==> flow/design.v <==
module PE (
    input              clk,
    input              CIM_en,
    input              STDW,  
    input              STDR,  
    input        [5:0] STD_A,  
    input        [3:0] weight_in,  
    input      [255:0] act_in,  
    output reg   [3:0] weight_out,  
    output reg  [13:0] PSUM  
);
reg  [255:0] weight;  
integer i;
always @(posedge clk) begin
    for (i = 0; i < 64; i = i+1) begin
        if (STDW && STD_A == i) begin  
            weight[4*i+3 -: 4] <= weight_in;
        end
    end
end
always@(*) begin
    weight_out = 4'b0;
    PSUM = 14'b0;
    if (STDW) begin  
    end
    else if (STDR) begin  
        weight_out = weight[4*STD_A+3 -: 4];
    end
    else begin  
        if (CIM_en) begin
            for (i = 0; i < 64; i = i+1) begin
                PSUM = PSUM + weight[4*i+3 -: 4] * act_in[4*i+3 -: 4];  
            end
        end
    end
end
endmodule
# == Reports on PE ==
# Tool output for the design above, in the order of the flow.
# Lines are those of the file above, counted from 1.
# Operators carry their Yosys type and port widths (W data, S select, Z words).
# Library cell names are shortened.
# Not given: -
# design
top,PE
clock_port,clk
lib,sky130hd
pvt_corner,tt_025C_1v80

# == After elaboration ==
# Source: Yosys, flattened and elaborated, memories not mapped. Widths are those after wreduce; folded enables and synchronous resets count as part of the registers. Registers that Yosys merges into a memory's read port (data or address) are not register bits. Print and check cells do not count. Equal cells are merged and count once.
# op_classes
n_mux,5
eq_ne,63
add_sub_neg,66
n_shift,1
n_mul,64
n_reduce_logical,65
# op_table
cell,n
$mul A4 B4 Y8,64
$add A14 B8 Y14,57
$shiftx A256 B11 Y4,1
$eq A6 B6 Y1 const B,32
$eq A6 B5 Y1 const B,16
$logic_and A1 B1 Y1,64
$eq A6 B4 Y1 const B,8
$mux W14,3
$eq A6 B3 Y1 const B,4
$add A13 B8 Y14,1
$add A12 B8 Y13,1
$add A11 B8 Y12,1
$eq A6 B2 Y1 const B,2
$sub A10 B3 Y11 const B,1
$add A10 B8 Y11,1
$add A9 B1 Y10 const B,1
$add A9 B8 Y10,1
$add A8 B2 Y9 const B,1
$add A8 B8 Y9,1
$mux W4,2
$eq A6 B1 Y1 const B,1
$logic_not A6 Y1,1
# word_totals
output_inout_bits,18
regBits,256
in_bits,270

# == Depth ==
# Depth = most cells in a row (Yosys ltp): at word level without a register or memory, in the mapped netlist without a sequential cell, where the memories' decode and read muxes count.
# depth
ltp_word,67
abc_area,0
mapped_depth,31
mapped_depth_nobuf,31

# == Mapped cells and area ==
# Source: synth_stat.txt of the flow (Yosys; design flattened, memories mapped). It holds for the ABC_AREA given above (unset counts as 0); a run with the other value may have another netlist.
# by_type
type,n,area_total_um2
fa_1,1002,2.01E+04
edfxtp_1,256,7.69E+03
ha_1,518,6.48E+03
and2_1,742,4.64E+03
inv_1,1196,4.49E+03
nand2_1,317,1.19E+03
mux4_2,48,1.08E+03
mux2i_1,34,340.326
nor2_1,79,296.534
a22oi_1,32,240.23
a21oi_1,19,95.091
buf_6,8,90.086
nand3_1,15,75.072
a21o_1,7,52.55
clkbuf_1,13,48.797
nor2b_1,7,43.792
xnor2_1,5,43.792
and4_1,4,35.034
# Other cell types: 20; their cells: 50.
# synth_totals
cell_count,4352
buffers,33
ffs,256
mapped_area_um2,47317.9
seqArea_um2,7687.4

# == Timing after synthesis ==
# OpenSTA on the mapped netlist: ideal clock, no wires. The path of least setup slack (recovery checks aside). Input and output delay are each 20% of the period. Register names are those of the netlist, which keeps one name where synthesis merged equal registers.
# synth_path
path_kind,input-to-output
from,in act_in[226]
to,out PSUM[11]
delay_ns,8.645
launch_ns,4.000
setup_slack_ns,3.355
input_delay_ns,4.000
arrival_time_ns,12.645
required_ns,16.000
path_stages,31
tclk_ns,20.0
synth_period_reached_ns,16.645
# "delay_ns" is the arrival time less input delay plus setup time.
# At an output port there is no setup time.
# "path_stages": output pins that drive a net of the path, with the launching flip-flop's if there is one; two outputs of one cell count as two.
# "synth_period_reached_ns" is the clock period less the worst setup slack; recovery checks do not enter. This is arithmetic on one report: input and output delays are still those of the set period (20% each).
# Between the ends stands the longest chain of elaborated cells between them, by number of cells; it is not shown to be the way that was timed. Of several equally long chains one is given.
# Each line given opens the expression or statement behind the cell; cells for indexed reads and writes are added by Yosys, which also makes memories of some case tables.
# synth_via
cell_sequence,and2_1 fa_1 inv_1 fa_1 inv_1 fa_1 inv_1 fa_1 inv_1 fa_1 fa_1 inv_1 fa_1 inv_1 fa_1 fa_1 inv_1 fa_1 inv_1 fa_1 inv_1 fa_1 inv_1 fa_1 ha_1 fa_1 a21o_1 a21o_1 a311oi_1 nor3_1 nor3b_1
elab_chain_len,12
# synth_rtl
element,line_no,text
start: declaration,8,"input      [255:0] act_in,"
$mul A4 B4 Y8,32,PSUM = PSUM + weight[4*i+3 -: 4] * act_in[4*i+3 -: 4];
$add A14 B8 Y14 (8 in a row),32,
$mux W14,30,if (CIM_en) begin
$mux W14,26,else if (STDR) begin
$mux W14,24,if (STDW) begin
end: declaration,10,output reg  [13:0] PSUM

# == Worst path after layout ==
# From the final timing report of run 1: the path of least setup slack in the routed layout; clock arrival at registers is part of the times.
# layout_path
path_kind,input-to-output
from,in act_in[89]
to,out PSUM[12]
required_ns,25.60
input_delay_ns,6.40
tclk_ns,32.0
setup_slack_ns,8.35
path_stages,27
arrival_time_ns,17.25
launch_ns,6.40
# Between the ends stands the longest chain of elaborated cells between them, by number of cells; it is not shown to be the way that was timed. Of several equally long chains one is given.
# layout_via
cell_sequence,clkdlybuf4s50_1 nand2_1 fa_1 inv_1 fa_1 inv_1 fa_1 inv_1 fa_1 fa_1 fa_1 inv_1 fa_1 inv_1 fa_1 fa_1 fa_1 fa_1 fa_1 fa_1 ha_1 a21o_1 a21oi_1 o211ai_1 a311oi_1 mux2i_1 clkdlybuf4s50_1
elab_chain_len,46
# layout_rtl
element,line_no,text
start: declaration,8,"input      [255:0] act_in,"
$mul A4 B4 Y8,32,PSUM = PSUM + weight[4*i+3 -: 4] * act_in[4*i+3 -: 4];
$add A14 B8 Y14 (42 in a row),32,
$mux W14,30,if (CIM_en) begin
$mux W14,26,else if (STDR) begin
$mux W14,24,if (STDW) begin
end: declaration,10,output reg  [13:0] PSUM

Memo
Re: implementation data of PE

Top module PE; platform sky130hd; tools Yosys and OpenROAD; 3 stored runs in no particular order. Input and output delays are each 20% of the period that was set; the output load is 0.01 pF.
"achievedPeriod_ns" is the run's clock period less its worst setup slack. It is reckoned from that one timing run; input and output delays stay at 20% of the period that was set.
"worst_setup_path_time_ns": the worst setup path's part of the clock period (all of it between registers, 20% less for each end at a port) less its slack. A launch clock that arrives late makes it longer, a capture clock that arrives late makes it shorter.

Run 1, flow files:
==> flow/run.sh <==
#!/bin/bash
# the make line also repeats the synthesis and layout settings of config.mk as NAME=value (left out here)
make -C /OpenROAD-flow-scripts/flow DESIGN_CONFIG=/design/flow/config.mk WORK_HOME=/design/flow/orfs CLKGATE_MAP_FILE= finish
==> flow/config.mk <==
export PLATFORM = sky130hd
export DESIGN_NAME = PE
export DESIGN_NICKNAME = PE
export VERILOG_FILES = /design/flow/design.v
export SDC_FILE = /design/flow/constraint.sdc
export NUM_CORES = 4
export LEC_CHECK = 0
export ABC_AREA = 0
export CAP_MARGIN = 20
export CELL_PAD_IN_SITES_DETAIL_PLACEMENT = 1
export CELL_PAD_IN_SITES_GLOBAL_PLACEMENT = 1
export CORE_ASPECT_RATIO = 1.57
export CORE_MARGIN = 9
export CORE_UTILIZATION = 16
export CTS_CLUSTER_DIAMETER = 285
export GPL_ROUTABILITY_DRIVEN = 1
export GPL_TIMING_DRIVEN = 1
export MAX_ROUTING_LAYER = met5
export MIN_ROUTING_LAYER = met2
export PLACE_DENSITY_LB_ADDON = 0.25
export SLEW_MARGIN = 0
export TNS_END_PERCENT = 15
==> flow/constraint.sdc <==
create_clock -name core_clock -period 32.0 [get_ports {clk}]
set_input_delay 6.4000 -clock core_clock [delete_from_list [all_inputs] [get_ports {clk}]]
set_output_delay 6.4000 -clock core_clock [all_outputs]
set_load 0.01 [all_outputs]

==> results of run 1, as CSV <==
result,value
holdWs_ns,6.328
cell_area_final_um2,56421.6
worst_setup_path_time_ns,10.85
timing.worst_path_kind,"input-to-output"
post_route_util_pct,19.2
die_footprint_um2,316139.0
setupTns_ns,0.000
yosys.chip_area_um2,47317.9
worst_setup_slack_ns,8.354
achievedPeriod_ns,23.646

Run 2, flow files:
==> flow/run.sh <==
#!/bin/bash
# the make line also repeats the synthesis and layout settings of config.mk as NAME=value (left out here)
make -C /OpenROAD-flow-scripts/flow DESIGN_CONFIG=/design/flow/config.mk WORK_HOME=/design/flow/orfs CLKGATE_MAP_FILE= finish
==> flow/config.mk <==
export PLATFORM = sky130hd
export DESIGN_NAME = PE
export DESIGN_NICKNAME = PE
export VERILOG_FILES = /design/flow/design.v
export SDC_FILE = /design/flow/constraint.sdc
export NUM_CORES = 4
export LEC_CHECK = 0
export ABC_AREA = 1
export CAP_MARGIN = 20
export CELL_PAD_IN_SITES_DETAIL_PLACEMENT = 2
export CELL_PAD_IN_SITES_GLOBAL_PLACEMENT = 0
export CORE_ASPECT_RATIO = 1.57
export CORE_MARGIN = 2
export CORE_UTILIZATION = 16
export CTS_CLUSTER_DIAMETER = 285
export GPL_ROUTABILITY_DRIVEN = 1
export GPL_TIMING_DRIVEN = 0
export MAX_ROUTING_LAYER = met5
export MIN_ROUTING_LAYER = met2
export PLACE_DENSITY_LB_ADDON = 0.25
export SLEW_MARGIN = 0
export TNS_END_PERCENT = 45
==> flow/constraint.sdc <==
create_clock -name core_clock -period 31.1 [get_ports {clk}]
set_input_delay 6.2200 -clock core_clock [delete_from_list [all_inputs] [get_ports {clk}]]
set_output_delay 6.2200 -clock core_clock [all_outputs]
set_load 0.01 [all_outputs]

==> results of run 2, as CSV <==
result,value
holdWs_ns,6.103
cell_area_final_um2,58361.0
worst_setup_path_time_ns,11.05
timing.worst_path_kind,"input-to-output"
post_route_util_pct,19.2
die_footprint_um2,309961.0
setupTns_ns,0.000
yosys.chip_area_um2,48865.6
worst_setup_slack_ns,7.606
achievedPeriod_ns,23.494

Run 3, flow files:
==> flow/run.sh <==
#!/bin/bash
# the make line also repeats the synthesis and layout settings of config.mk as NAME=value (left out here)
make -C /OpenROAD-flow-scripts/flow DESIGN_CONFIG=/design/flow/config.mk WORK_HOME=/design/flow/orfs CLKGATE_MAP_FILE= finish
==> flow/config.mk <==
export PLATFORM = sky130hd
export DESIGN_NAME = PE
export DESIGN_NICKNAME = PE
export VERILOG_FILES = /design/flow/design.v
export SDC_FILE = /design/flow/constraint.sdc
export NUM_CORES = 4
export LEC_CHECK = 0
export ABC_AREA = 1
export CAP_MARGIN = 40
export CELL_PAD_IN_SITES_GLOBAL_PLACEMENT = 2
export CORE_ASPECT_RATIO = 1.8
export CORE_MARGIN = 2
export CORE_UTILIZATION = 33
export CTS_CLUSTER_DIAMETER = 303
export GPL_TIMING_DRIVEN = 0
export HOLD_SLACK_MARGIN = 0.07
export MIN_ROUTING_LAYER = met2
export SLEW_MARGIN = 5
export TNS_END_PERCENT = 45
==> flow/constraint.sdc <==
create_clock -name core_clock -period 23.1 [get_ports {clk}]
set_input_delay 4.6200 -clock core_clock [delete_from_list [all_inputs] [get_ports {clk}]]
set_output_delay 4.6200 -clock core_clock [all_outputs]
set_load 0.01 [all_outputs]

==> results of run 3, as CSV <==
result,value
holdWs_ns,4.446
cell_area_final_um2,55574.6
worst_setup_path_time_ns,10.70
timing.worst_path_kind,"input-to-output"
post_route_util_pct,37.8
die_footprint_um2,151306.0
setupTns_ns,0.000
yosys.chip_area_um2,48865.6
worst_setup_slack_ns,3.164
achievedPeriod_ns,19.936
